==> flow/design.v <==
`timescale 1ns / 1ps
module addkeyancon(data_in,k1,k,data_out);
 input[63:0] data_in,k1,k;
 output[63:0] data_out;
 assign data_out = data_in ^ k1 ^ k;
endmodule
`timescale 1ns / 1ps
module linear_mprime(data_in,data_out);
	input [63:0] data_in;
	output [63:0] data_out;
	wire [31:0] ims;
    		  assign ims[0] = data_in[59] ^ data_in[55];
		  assign ims[1] = data_in[54] ^ data_in[50];		  
		  assign ims[2] = data_in[61] ^ data_in[49];
		  assign ims[3] = data_in[60] ^ data_in[56];
        assign data_out[63] = ims[0] ^ data_in[51];
        assign data_out[62] = data_in[62] ^ ims[1];
        assign data_out[61] = data_in[57] ^ ims[2];
        assign data_out[60] = ims[3] ^ data_in[52];
        assign data_out[59] = data_in[63] ^ ims[0];
        assign data_out[58] = data_in[58] ^ ims[1];
        assign data_out[57] = data_in[53] ^ ims[2];
        assign data_out[56] = ims[3] ^ data_in[48];
		  assign ims[4] = data_in[63] ^ data_in[51];
		  assign ims[5] = data_in[62] ^ data_in[58];		  
		  assign ims[6] = data_in[57] ^ data_in[53];
		  assign ims[7] = data_in[52] ^ data_in[48];
        assign data_out[55] = data_in[59] ^ ims[4];
        assign data_out[54] = ims[5] ^ data_in[54];
        assign data_out[53] = ims[6] ^ data_in[49];
        assign data_out[52] = data_in[60] ^ ims[7];
        assign data_out[51] = data_in[55] ^ ims[4];
        assign data_out[50] = ims[5] ^ data_in[50];
        assign data_out[49] = data_in[61] ^ ims[6];
        assign data_out[48] = data_in[56] ^ ims[7];
		  assign ims[8] = data_in[47] ^ data_in[43];
		  assign ims[9] = data_in[42] ^ data_in[38];		  
		  assign ims[10] = data_in[37] ^ data_in[33];
		  assign ims[11] = data_in[44] ^ data_in[32];
        assign data_out[47] = ims[8] ^ data_in[39];
        assign data_out[46] = ims[9] ^ data_in[34];
        assign data_out[45] = data_in[45] ^ ims[10];
        assign data_out[44] = ims[11] ^ data_in[40];
        assign data_out[43] = ims[8] ^ data_in[35];
        assign data_out[42] = data_in[46] ^ ims[9];
        assign data_out[41] = data_in[41] ^ ims[10];
        assign data_out[40] = ims[11] ^ data_in[36];
		  assign ims[12] = data_in[39] ^ data_in[35];
		  assign ims[13] = data_in[46] ^ data_in[34];		  
		  assign ims[14] = data_in[45] ^ data_in[41];
		  assign ims[15] = data_in[40] ^ data_in[36];
		  assign data_out[39] = data_in[47] ^ ims[12];
        assign data_out[38] = ims[13] ^ data_in[42];
        assign data_out[37] = ims[14] ^ data_in[37];
        assign data_out[36] = ims[15] ^ data_in[32];
        assign data_out[35] = data_in[43] ^ ims[12];
        assign data_out[34] = ims[13] ^ data_in[38];
        assign data_out[33] = ims[14] ^ data_in[33];
        assign data_out[32] = data_in[44] ^ ims[15];
		  assign ims[16] = data_in[31] ^ data_in[27];
		  assign ims[17] = data_in[26] ^ data_in[22];		  
		  assign ims[18] = data_in[21] ^ data_in[17];
		  assign ims[19] = data_in[28] ^ data_in[16];
        assign data_out[31] = ims[16] ^ data_in[23];
        assign data_out[30] = ims[17] ^ data_in[18];
        assign data_out[29] = data_in[29] ^ ims[18];
        assign data_out[28] = ims[19] ^ data_in[24];
        assign data_out[27] = ims[16] ^ data_in[19];
        assign data_out[26] = data_in[30] ^ ims[17];
        assign data_out[25] = data_in[25] ^ ims[18];
        assign data_out[24] = ims[19] ^ data_in[20];
		  assign ims[20] = data_in[23] ^ data_in[19];
		  assign ims[21] = data_in[30] ^ data_in[18];		  
		  assign ims[22] = data_in[29] ^ data_in[25];
		  assign ims[23] = data_in[24] ^ data_in[20];
        assign data_out[23] = data_in[31] ^ ims[20];
        assign data_out[22] = ims[21] ^ data_in[26];
        assign data_out[21] = ims[22] ^ data_in[21];
        assign data_out[20] = ims[23] ^ data_in[16];
        assign data_out[19] = data_in[27] ^ ims[20];
        assign data_out[18] = ims[21] ^ data_in[22];
        assign data_out[17] = ims[22] ^ data_in[17];
        assign data_out[16] = data_in[28] ^ ims[23];
		  assign ims[24] = data_in[11] ^ data_in[7];
		  assign ims[25] = data_in[6]  ^ data_in[2];		  
		  assign ims[26] = data_in[13] ^ data_in[1];
		  assign ims[27] = data_in[12] ^ data_in[8];
        assign data_out[15] = ims[24] ^ data_in[3];
        assign data_out[14] = data_in[14] ^ ims[25];
        assign data_out[13] = ims[26] ^ data_in[9];
        assign data_out[12] = ims[27] ^ data_in[4];
        assign data_out[11] = data_in[15] ^ ims[24];
        assign data_out[10] = data_in[10] ^ ims[25];
        assign data_out[9]  = ims[26] ^ data_in[5];
        assign data_out[8]  = ims[27] ^ data_in[0];
		  assign ims[28] = data_in[15] ^ data_in[3];
		  assign ims[29] = data_in[14] ^ data_in[10];		  
		  assign ims[30] = data_in[9] ^ data_in[5];
		  assign ims[31] = data_in[4] ^ data_in[0];
        assign data_out[7]  = ims[28] ^ data_in[11];
        assign data_out[6]  = ims[29] ^ data_in[6];
        assign data_out[5]  = ims[30] ^ data_in[1];
        assign data_out[4]  = data_in[12] ^ ims[31];
        assign data_out[3]  = ims[28] ^ data_in[7];
        assign data_out[2]  = ims[29] ^ data_in[2];
        assign data_out[1]  = ims[30] ^ data_in[13];
        assign data_out[0]  = data_in[8] ^ ims[31];
endmodule
`timescale 1ns / 1ps
module linear_m(data_in,data_out);
	input [63:0] data_in;
	output [63:0] data_out;
	wire [63:0] mp;
   linear_mprime mp1(data_in, mp);
	assign data_out[63:60] = mp[63:60];
	assign data_out[59:56] = mp[43:40];
	assign data_out[55:52] = mp[23:20];
	assign data_out[51:48] = mp[3:0];
	assign data_out[47:44] = mp[47:44];
	assign data_out[43:40] = mp[27:24];
	assign data_out[39:36] = mp[7:4];
	assign data_out[35:32] = mp[51:48];
	assign data_out[31:28] = mp[31:28];
	assign data_out[27:24] = mp[11:8];
	assign data_out[23:20] = mp[55:52];
	assign data_out[19:16] = mp[35:32];
	assign data_out[15:12] = mp[15:12];
	assign data_out[11:8]  = mp[59:56];
	assign data_out[7:4]   = mp[39:36];
	assign data_out[3:0]   = mp[19:16];
endmodule
`timescale 1ns / 1ps
module linear_m_inv(data_in,data_out);
	input [63:0] data_in;
	output [63:0] data_out;
	wire [63:0] mp;
	assign mp[63:60] = data_in[63:60];
	assign mp[59:56] = data_in[11:8];
	assign mp[55:52] = data_in[23:20];
	assign mp[51:48] = data_in[35:32];
	assign mp[47:44] = data_in[47:44];
	assign mp[43:40] = data_in[59:56];
	assign mp[39:36] = data_in[7:4];
	assign mp[35:32] = data_in[19:16];
	assign mp[31:28] = data_in[31:28];
	assign mp[27:24] = data_in[43:40];
	assign mp[23:20] = data_in[55:52];
	assign mp[19:16] = data_in[3:0];
	assign mp[15:12] = data_in[15:12];
	assign mp[11:8]  = data_in[27:24];
	assign mp[7:4]   = data_in[39:36];
	assign mp[3:0]   = data_in[51:48];
	linear_mprime mp0(mp,data_out);
endmodule
`timescale 1ns / 1ps
module prince_core(data_in,key,rc,data_out);
	input[63:0] data_in,key,rc;
	output [63:0] data_out;
	wire [63:0] sb_out,m_out,m_out0,xor_out;
	sbox s1(data_in,sb_out);
	linear_m m_0(sb_out,m_out);
	addkeyancon akc1(m_out,key,rc,data_out);
endmodule
module prince_core1(data_in,key,rc,data_out);
	input[63:0] data_in,key,rc;
	output [63:0] data_out;
	wire [63:0] m_out,xor_out;
	addkeyancon akc2(data_in,key,rc,xor_out);
	linear_m_inv m_1(xor_out,m_out);
	invsbox s1(m_out,data_out);
endmodule
module sbox(data_in,data_out);
	input [63:0] data_in;
	output [63:0] data_out;
	function [3:0] sb;
		input [3:0] x;
		case (x)
			4'h0: sb = 4'd11; 4'h1: sb = 4'd15; 4'h2: sb = 4'd3;  4'h3: sb = 4'd2;
			4'h4: sb = 4'd10; 4'h5: sb = 4'd12; 4'h6: sb = 4'd9;  4'h7: sb = 4'd1;
			4'h8: sb = 4'd6;  4'h9: sb = 4'd7;  4'ha: sb = 4'd8;  4'hb: sb = 4'd0;
			4'hc: sb = 4'd14; 4'hd: sb = 4'd5;  4'he: sb = 4'd13; default: sb = 4'd4;
		endcase
	endfunction
	assign data_out={
	  sb(data_in[63:60]),sb(data_in[59:56]),sb(data_in[55:52]),sb(data_in[51:48]),
	  sb(data_in[47:44]),sb(data_in[43:40]),sb(data_in[39:36]),sb(data_in[35:32]),
	  sb(data_in[31:28]),sb(data_in[27:24]),sb(data_in[23:20]),sb(data_in[19:16]),
	  sb(data_in[15:12]),sb(data_in[11: 8]),sb(data_in[ 7: 4]),sb(data_in[ 3: 0])
	};
endmodule
module invsbox(data_in,data_out);
	input [63:0] data_in;
	output [63:0] data_out;
	function [3:0] isb;
		input [3:0] x;
		case (x)
			4'h0: isb = 4'd11; 4'h1: isb = 4'd7;  4'h2: isb = 4'd3;  4'h3: isb = 4'd2;
			4'h4: isb = 4'd15; 4'h5: isb = 4'd13; 4'h6: isb = 4'd8;  4'h7: isb = 4'd9;
			4'h8: isb = 4'd10; 4'h9: isb = 4'd6;  4'ha: isb = 4'd4;  4'hb: isb = 4'd0;
			4'hc: isb = 4'd5;  4'hd: isb = 4'd14; 4'he: isb = 4'd12; default: isb = 4'd1;
		endcase
	endfunction
	assign data_out={
	  isb(data_in[63:60]),isb(data_in[59:56]),isb(data_in[55:52]),isb(data_in[51:48]),
	  isb(data_in[47:44]),isb(data_in[43:40]),isb(data_in[39:36]),isb(data_in[35:32]),
	  isb(data_in[31:28]),isb(data_in[27:24]),isb(data_in[23:20]),isb(data_in[19:16]),
	  isb(data_in[15:12]),isb(data_in[11: 8]),isb(data_in[ 7: 4]),isb(data_in[ 3: 0])
	};
endmodule
`timescale 1ns / 1ps
module prince_top(plaintext,key,ciphertext);
	input [63:0] plaintext;
	input [127:0] key;
	output [63:0] ciphertext;	
	wire [63:0] m[0:11],m1,m2,subkey;
	wire [63:0] ai[1:5];
	assign ai[1]=64'h13198A2E03707344;
	assign ai[2]=64'hA4093822299F31D0;
	assign ai[3]=64'h082EFA98EC4E6C89;
	assign ai[4]=64'h452821E638D01377;
	assign ai[5]=64'hBE5466CF34E90C6C;
	addkeyancon akc1(plaintext,key[127:64],key[63:0],m[0]);
	prince_core p001(m[0],key[63:0],ai[1],m[1]);
	prince_core p011(m[1],key[63:0],ai[2],m[2]);
	prince_core p021(m[2],key[63:0],ai[3],m[3]);
	prince_core p031(m[3],key[63:0],ai[4],m[4]);
	prince_core p041(m[4],key[63:0],ai[5],m[5]);
	sbox s1(m[5],m1);
	linear_mprime mm1(m1,m2);
	invsbox ss1(m2,m[6]);
	getk11 k11(key[63:0],subkey);
	prince_core1 p101(m[6],subkey,ai[5],m[7]);	
	prince_core1 p111(m[7],subkey,ai[4],m[8]);	
	prince_core1 p121(m[8],subkey,ai[3],m[9]);
	prince_core1 p131(m[9],subkey,ai[2],m[10]);
	prince_core1 p141(m[10],subkey,ai[1],m[11]);
   addkeyancon akc31(m[11],subkey,{key[64],key[127:66],key[65]^ key[127]},ciphertext);	
endmodule
module getk11(key,wk);
   input  [63:0] key;
   output [63:0] wk;
	assign wk = {~key[63:62],key[61:56],~key[55],key[54],~key[53],
		key[52],~key[51:50],key[49:46],~key[45],key[44],
		~key[43],key[42:41],~key[40:39],key[38],~key[37:36],
		key[35],~key[34:30],key[29:28],~key[27],key[26:25],
		~key[24],key[23],~key[22:18],key[17:15],~key[14],
		key[13],~key[12],key[11:8],~key[7:6],key[5],
		~key[4:2],key[1],~key[0]};
endmodule
module prince_enc (
    input  wire         clk,
    input  wire         rst,         
    input  wire         in_valid,
    output wire         in_ready,
    input  wire [63:0]  plaintext,
    input  wire [127:0] key,         
    output reg          out_valid,
    output reg  [63:0]  ciphertext
);
    reg         v1;
    reg [63:0]  pt_r;
    reg [127:0] key_r;
    wire [63:0] ct;
    assign in_ready = 1'b1;
    always @(posedge clk) begin
        if (rst) begin
            v1        <= 1'b0;
            out_valid <= 1'b0;
        end else begin
            v1        <= in_valid;
            out_valid <= v1;
        end
    end
    always @(posedge clk) begin
        if (in_valid) begin
            pt_r  <= plaintext;
            key_r <= key;
        end
        if (v1)
            ciphertext <= ct;
    end
    prince_top u_prince (
        .plaintext  (pt_r),
        .key        (key_r),
        .ciphertext (ct)
    );
endmodule
## Step by step through the tools: prince_enc

What the tools print for prince_enc, step after step.
Lines are those of the file above, counted from 1.
A cell with -- has no value.

- Top module: prince_enc
- Clock input: clk
- Library: sky130hd
- Library corner: tt_025C_1v80

## Word-level counts

Source: Yosys, flattened and elaborated, memories not mapped. Widths are those after wreduce; folded enables and synchronous resets count as part of the registers. Registers that Yosys merges into a memory's read port (data or address) are not register bits. Print and check cells do not count. Equal cells are merged and count once.
Yosys's memory passes give these memory sizes; they may raise the number of words (mostly to a power of two), join words into wider ones and drop unused or constant bits.

- Register bits after elaboration: 258
- Bits in read-only memories: 12288
- Memories: 192
- Bits of input ports: 195
- Output and inout bits: 66
- Elaborated cells: 1295

Memories:

| memory | depth | bits a word | rd ports | write ports | RTL line | RTL |
|---|---|---|---|---|---|---|
| (no name shown) | 16 | 4 | 1 | 0 | 177 | `case (x)` |
| (no name shown) | 16 | 4 | 1 | 0 | 177 |  |
| (no name shown) | 16 | 4 | 1 | 0 | 177 |  |
| (no name shown) | 16 | 4 | 1 | 0 | 177 |  |
| (no name shown) | 16 | 4 | 1 | 0 | 177 |  |
| (no name shown) | 16 | 4 | 1 | 0 | 177 |  |

Memories not listed: 186.

- Bitwise operators: 1098

Operator list:

| operator | count |
|---|---|
| 1-bit bitwise XOR | 1057 |
| 64-bit bitwise XOR | 14 |
| 25-bit NOT | 4 |
| 33-bit NOT | 2 |
| 30-bit NOT | 2 |
| 27-bit NOT | 2 |
| 2-bit NOT | 5 |
| 5-bit NOT | 2 |
| 1-bit NOT | 9 |
| 3-bit NOT | 1 |

## Logic depth

Yosys ltp: most cells in a row. Word level: on the elaborated netlist, between registers, memories and ports. Mapped: between sequential cells and ports; inverters and the memories' decode and read muxes count.

- Depth in word-level cells: 5
- ABC_AREA: 0
- Mapped depth: 90
- Depth with buffers taken out: 89

## Netlist

Yosys stat after the flow's synthesis: flattened, memories mapped to cells. It holds for the ABC_AREA given above (unset counts as 0); a run with the other value may have another netlist.

- Standard cells after synthesis: 6636
- Mapped area: 63263.2 sq um
- Area of sequential cells: 7727.4 sq um
- Mapped flip-flops: 258
- Buffer cells: 130

Cell types:

| cell type | count | total area (sq um) |
|---|---|---|
| sky130_fd_sc_hd__xnor2_1 | 911 | 7.98E+03 |
| sky130_fd_sc_hd__ha_1 | 630 | 7882.56 |
| sky130_fd_sc_hd__edfxtp_1 | 256 | 7.69E+03 |
| sky130_fd_sc_hd__xnor3_1 | 267 | 6.01E+03 |
| sky130_fd_sc_hd__mux2i_1 | 389 | 3.89E+03 |
| sky130_fd_sc_hd__xor2_1 | 369 | 3231.85 |
| sky130_fd_sc_hd__inv_1 | 542 | 2.03E+03 |
| sky130_fd_sc_hd__xor3_1 | 70 | 1.66E+03 |
| sky130_fd_sc_hd__xnor2_2 | 76 | 1.24E+03 |
| sky130_fd_sc_hd__a21oi_1 | 235 | 1.18E+03 |
| sky130_fd_sc_hd__nor2_1 | 269 | 1.01E+03 |
| sky130_fd_sc_hd__mux2_2 | 84 | 945.907 |
| sky130_fd_sc_hd__o211ai_1 | 126 | 945.907 |
| sky130_fd_sc_hd__o21ai_0 | 184 | 920.883 |
| sky130_fd_sc_hd__a211oi_1 | 115 | 863.328 |
| sky130_fd_sc_hd__nand2_1 | 212 | 795.763 |
| sky130_fd_sc_hd__nand3_1 | 134 | 670.643 |
| sky130_fd_sc_hd__o211a_1 | 58 | 580.557 |

Other cell types: 127; their cells: 1709.
By module: a second synthesis without flattening, with its own total; a netlist apart from the flattened one above.

- Cell total of the unflattened synthesis: 5419
- Area total of the unflattened synthesis: 72917.4 sq um

Each row is one instance without its submodules.

By module:

| module | times used | cells | area (sq um) | seq. area (sq um) |
|---|---|---|---|---|
| addkeyancon | 12 | 64 | 1521.5 | 0.0 |
| linear_mprime | 11 | 64 | 1641.6 | 0.0 |
| invsbox | 6 | 288 | 2471.1 | 0.0 |
| sbox | 6 | 315 | 2274.7 | 0.0 |
| prince_enc | 1 | 262 | 7751.2 | 7727.4 |
| getk11 | 1 | 64 | 360.3 | 0.0 |
| prince_top | 1 | 3 | 16.3 | 0.0 |
| linear_m | 5 | 0 | 0.0 | 0.0 |
| linear_m_inv | 5 | 0 | 0.0 | 0.0 |
| prince_core | 5 | 0 | 0.0 | 0.0 |
| prince_core1 | 5 | 0 | 0.0 | 0.0 |

## Path before layout

OpenSTA on the mapped netlist: ideal clock, no wires. The path of least setup slack (recovery checks aside). Input and output delay are each 20% of the period. Register names are those of the netlist, which keeps one name where synthesis merged equal registers.

- Path kind: reg-to-reg
- Start point: register key_r[44]
- End point: register ciphertext[16]
- Period: 22.0 ns
- Arrival time: 17.448 ns
- Required time: 21.740 ns
- Setup slack: 4.292 ns
- Delay of the path: 17.708 ns
- Stages on the path: 78
- Synthesis period reached: 17.708 ns

"delay of the path" = arrival - input delay + setup time.
"stages on the path": output pins that drive a net of the path, with the launching flip-flop's if there is one; two outputs of one cell count as two.
"synthesis period reached" = period - worst setup slack (recovery checks aside). The figure is calculated, with input and output delays left at 20% of the set period.
Between the ends stands the longest chain of elaborated cells between them, by number of cells; it is not shown to be the way that was timed. Of several equally long chains one is given.
A line is the first line of the expression or statement that the cell stems from. Yosys adds cells for indexed reads and writes and turns some case tables into memories.
The chain passes a memory read, where the word-level depth is cut; so it can be longer than that depth.

- Path through: sky130_fd_sc_hd__edfxtp_1 > sky130_fd_sc_hd__clkbuf_1 > sky130_fd_sc_hd__buf_1 > sky130_fd_sc_hd__xnor2_1 > sky130_fd_sc_hd__xnor2_1 > sky130_fd_sc_hd__inv_1 > sky130_fd_sc_hd__ha_1 > sky130_fd_sc_hd__or2_1 > sky130_fd_sc_hd__and3_1 > sky130_fd_sc_hd__or4_1 > sky130_fd_sc_hd__nand2_1 > sky130_fd_sc_hd__inv_1 > sky130_fd_sc_hd__ha_1 > sky130_fd_sc_hd__and3_1 > sky130_fd_sc_hd__a211oi_1 > sky130_fd_sc_hd__or2_2 > sky130_fd_sc_hd__xor2_1 > sky130_fd_sc_hd__xnor2_1 > [... 42 more ...] > sky130_fd_sc_hd__a211o_1 > sky130_fd_sc_hd__a211oi_1 > sky130_fd_sc_hd__nor4_4 > sky130_fd_sc_hd__nor3b_1 > sky130_fd_sc_hd__or4_1 > sky130_fd_sc_hd__nand2_1 > sky130_fd_sc_hd__inv_2 > sky130_fd_sc_hd__ha_1 > sky130_fd_sc_hd__and3_1 > sky130_fd_sc_hd__a31oi_1 > sky130_fd_sc_hd__xnor2_1 > sky130_fd_sc_hd__xor2_1 > sky130_fd_sc_hd__xnor2_1 > sky130_fd_sc_hd__inv_1 > sky130_fd_sc_hd__ha_1 > sky130_fd_sc_hd__mux2_1 > sky130_fd_sc_hd__o21ai_1 > sky130_fd_sc_hd__xnor2_1
- Cells in the longest elaborated chain: 57

Ends and longest elaborated chain, post-synthesis:

| element | RTL line | RTL |
|---|---|---|
| start: declaration | 262 | `reg [127:0] key_r;` |
| start: assignment | 277 | `key_r <= key;` |
| 64-bit bitwise XOR | 5 | `assign data_out = data_in ^ k1 ^ k;` |
| memory read 16 x 4 bit | 177 | `case (x)` |
| 1-bit bitwise XOR | 36 | `assign ims[8] = data_in[47] ^ data_in[43];` |
| 1-bit bitwise XOR | 40 | `assign data_out[47] = ims[8] ^ data_in[39];` |
| 64-bit bitwise XOR | 5 |  |
| 25-bit NOT | -- |  |
| memory read 16 x 4 bit | 177 |  |
| [... 42 more ...] | -- |  |
| memory read 16 x 4 bit | 196 | `case (x)` |
| 64-bit bitwise XOR | 5 |  |
| 25-bit NOT | -- |  |
| 1-bit bitwise XOR | 75 | `assign ims[23] = data_in[24] ^ data_in[20];` |
| 1-bit bitwise XOR | 83 | `assign data_out[16] = data_in[28] ^ ims[23];` |
| memory read 16 x 4 bit | 196 |  |
| 64-bit bitwise XOR x2 | 5 |  |
| end: assignment | 280 | `ciphertext <= ct;` |
| end: declaration | 258 | `output reg  [63:0]  ciphertext` |

## Worst path after layout

From the final timing report of job 4: the path of least setup slack in the routed layout; clock arrival at registers is part of the times.

- Path kind: reg-to-reg
- Start point: register key_r[93]
- End point: register ciphertext[20]
- Period: 21.4 ns
- Arrival time: 18.26 ns
- Required time: 21.71 ns
- Setup slack: 3.45 ns
- Stages on the path: 66

Between the ends stands the longest chain of elaborated cells between them, by number of cells; it is not shown to be the way that was timed. Of several equally long chains one is given.
The chain passes a memory read, where the word-level depth is cut; so it can be longer than that depth.

- Path through: sky130_fd_sc_hd__edfxtp_1 > sky130_fd_sc_hd__xnor3_2 > sky130_fd_sc_hd__buf_4 > sky130_fd_sc_hd__ha_4 > sky130_fd_sc_hd__and3_1 > sky130_fd_sc_hd__a2111oi_2 > sky130_fd_sc_hd__buf_4 > sky130_fd_sc_hd__xnor3_1 > sky130_fd_sc_hd__nor2b_1 > sky130_fd_sc_hd__o21ai_0 > sky130_fd_sc_hd__a2bb2oi_2 > sky130_fd_sc_hd__xnor2_2 > sky130_fd_sc_hd__xnor2_1 > sky130_fd_sc_hd__mux2_2 > sky130_fd_sc_hd__xnor2_1 > sky130_fd_sc_hd__xnor2_1 > sky130_fd_sc_hd__nand3_1 > sky130_fd_sc_hd__a211oi_1 > [... 30 more ...] > sky130_fd_sc_hd__nor4_4 > sky130_fd_sc_hd__buf_4 > sky130_fd_sc_hd__nor3b_4 > sky130_fd_sc_hd__or4_4 > sky130_fd_sc_hd__nand2_4 > sky130_fd_sc_hd__inv_4 > sky130_fd_sc_hd__ha_4 > sky130_fd_sc_hd__and3_4 > sky130_fd_sc_hd__a31oi_4 > sky130_fd_sc_hd__xnor2_2 > sky130_fd_sc_hd__xor2_1 > sky130_fd_sc_hd__buf_4 > sky130_fd_sc_hd__xnor2_4 > sky130_fd_sc_hd__inv_1 > sky130_fd_sc_hd__ha_1 > sky130_fd_sc_hd__nand2_1 > sky130_fd_sc_hd__a2bb2oi_2 > sky130_fd_sc_hd__xnor2_2
- Cells in the longest elaborated chain: 58

Ends and longest elaborated chain, after layout:

| element | RTL line | RTL |
|---|---|---|
| start: declaration | 262 | `reg [127:0] key_r;` |
| start: assignment | 277 | `key_r <= key;` |
| 64-bit bitwise XOR x2 | 5 | `assign data_out = data_in ^ k1 ^ k;` |
| memory read 16 x 4 bit | 177 | `case (x)` |
| 1-bit bitwise XOR | 60 | `assign ims[16] = data_in[31] ^ data_in[27];` |
| 1-bit bitwise XOR | 68 | `assign data_out[27] = ims[16] ^ data_in[19];` |
| 64-bit bitwise XOR | 5 |  |
| 25-bit NOT | -- |  |
| memory read 16 x 4 bit | 177 |  |
| [... 42 more ...] | -- |  |
| memory read 16 x 4 bit | 196 | `case (x)` |
| 64-bit bitwise XOR | 5 |  |
| 25-bit NOT | -- |  |
| 1-bit bitwise XOR | 75 | `assign ims[23] = data_in[24] ^ data_in[20];` |
| 1-bit bitwise XOR | 79 | `assign data_out[20] = ims[23] ^ data_in[16];` |
| memory read 16 x 4 bit | 196 |  |
| 64-bit bitwise XOR x2 | 5 |  |
| end: assignment | 280 | `ciphertext <= ct;` |
| end: declaration | 258 | `output reg  [63:0]  ciphertext` |

Ticket comment

prince_enc through Yosys and OpenROAD on sky130hd: 4 stored runs, unordered, with their settings and measured results. The constraints put input and output delay at 20% of the set period each and load the outputs with 0.01 pF.
"achieved clock period" = clock period - worst setup slack. The figure is calculated, with input and output delays left at 20% of the set period.
"time on the worst setup path" is the time allowed to the run's worst setup path (the clock period less input and output delay, where it has them) less its slack. Clock arrival times count: a late capture clock shortens it, a late launch clock lengthens it.

### Job 1

Settings: `ABC_AREA=1`, `CELL_PAD_IN_SITES_DETAIL_PLACEMENT=1`, `CELL_PAD_IN_SITES_GLOBAL_PLACEMENT=3`, `CORE_MARGIN=4`, `CORE_UTILIZATION=38`, `CTS_CLUSTER_DIAMETER=252`, `CTS_CLUSTER_SIZE=35`, `GPL_TIMING_DRIVEN=0`, `HOLD_SLACK_MARGIN=0.11`, `MIN_ROUTING_LAYER=met2`, `PLACE_DENSITY_LB_ADDON=0.03`, `SLEW_MARGIN=10`, `period_ns=12.5`, `CAP_MARGIN=20`

No final report: placement broke off with FLW-0024.

### Job 2

Settings: `ABC_AREA=1`, `CELL_PAD_IN_SITES_GLOBAL_PLACEMENT=1`, `CORE_UTILIZATION=61`, `CTS_CLUSTER_SIZE=58`, `PLACE_DENSITY_LB_ADDON=0.18`, `SETUP_SLACK_MARGIN=5.0`, `TNS_END_PERCENT=20`, `period_ns=29.8`, `CAP_MARGIN=20`, `CORE_MARGIN=2`, `SLEW_MARGIN=20`

No final report: placement broke off with FLW-0024.

### Job 3

Settings: `CELL_PAD_IN_SITES_DETAIL_PLACEMENT=1`, `CELL_PAD_IN_SITES_GLOBAL_PLACEMENT=1`, `CORE_UTILIZATION=40`, `CTS_CLUSTER_DIAMETER=252`, `CTS_CLUSTER_SIZE=35`, `MIN_ROUTING_LAYER=met2`, `PLACE_DENSITY=0.6`, `SLEW_MARGIN=10`, `period_ns=15.5`, `CAP_MARGIN=20`, `CORE_MARGIN=2`

No final report: routing broke off with GRT-0116.

### Job 4

Settings: `CORE_UTILIZATION=40`, `PLACE_DENSITY=0.6`, `SETUP_SLACK_MARGIN=5.0`, `period_ns=21.4`, `CAP_MARGIN=20`, `CORE_MARGIN=2`, `SLEW_MARGIN=20`

- Setup TNS: 0.000 ns
- Worst setup slack after layout: 3.454 ns
- Time on the worst setup path: 17.95 ns
- Worst setup path type: reg-to-reg
- Std-cell area (final layout): 91958.2 sq um
- Overall die area: 161355.0 sq um
- Utilization after layout: 0.587
- Post-route worst hold slack: 0.667 ns
- Chip area in the Yosys report: 63263.2 sq um
- Achieved clock period: 17.946 ns
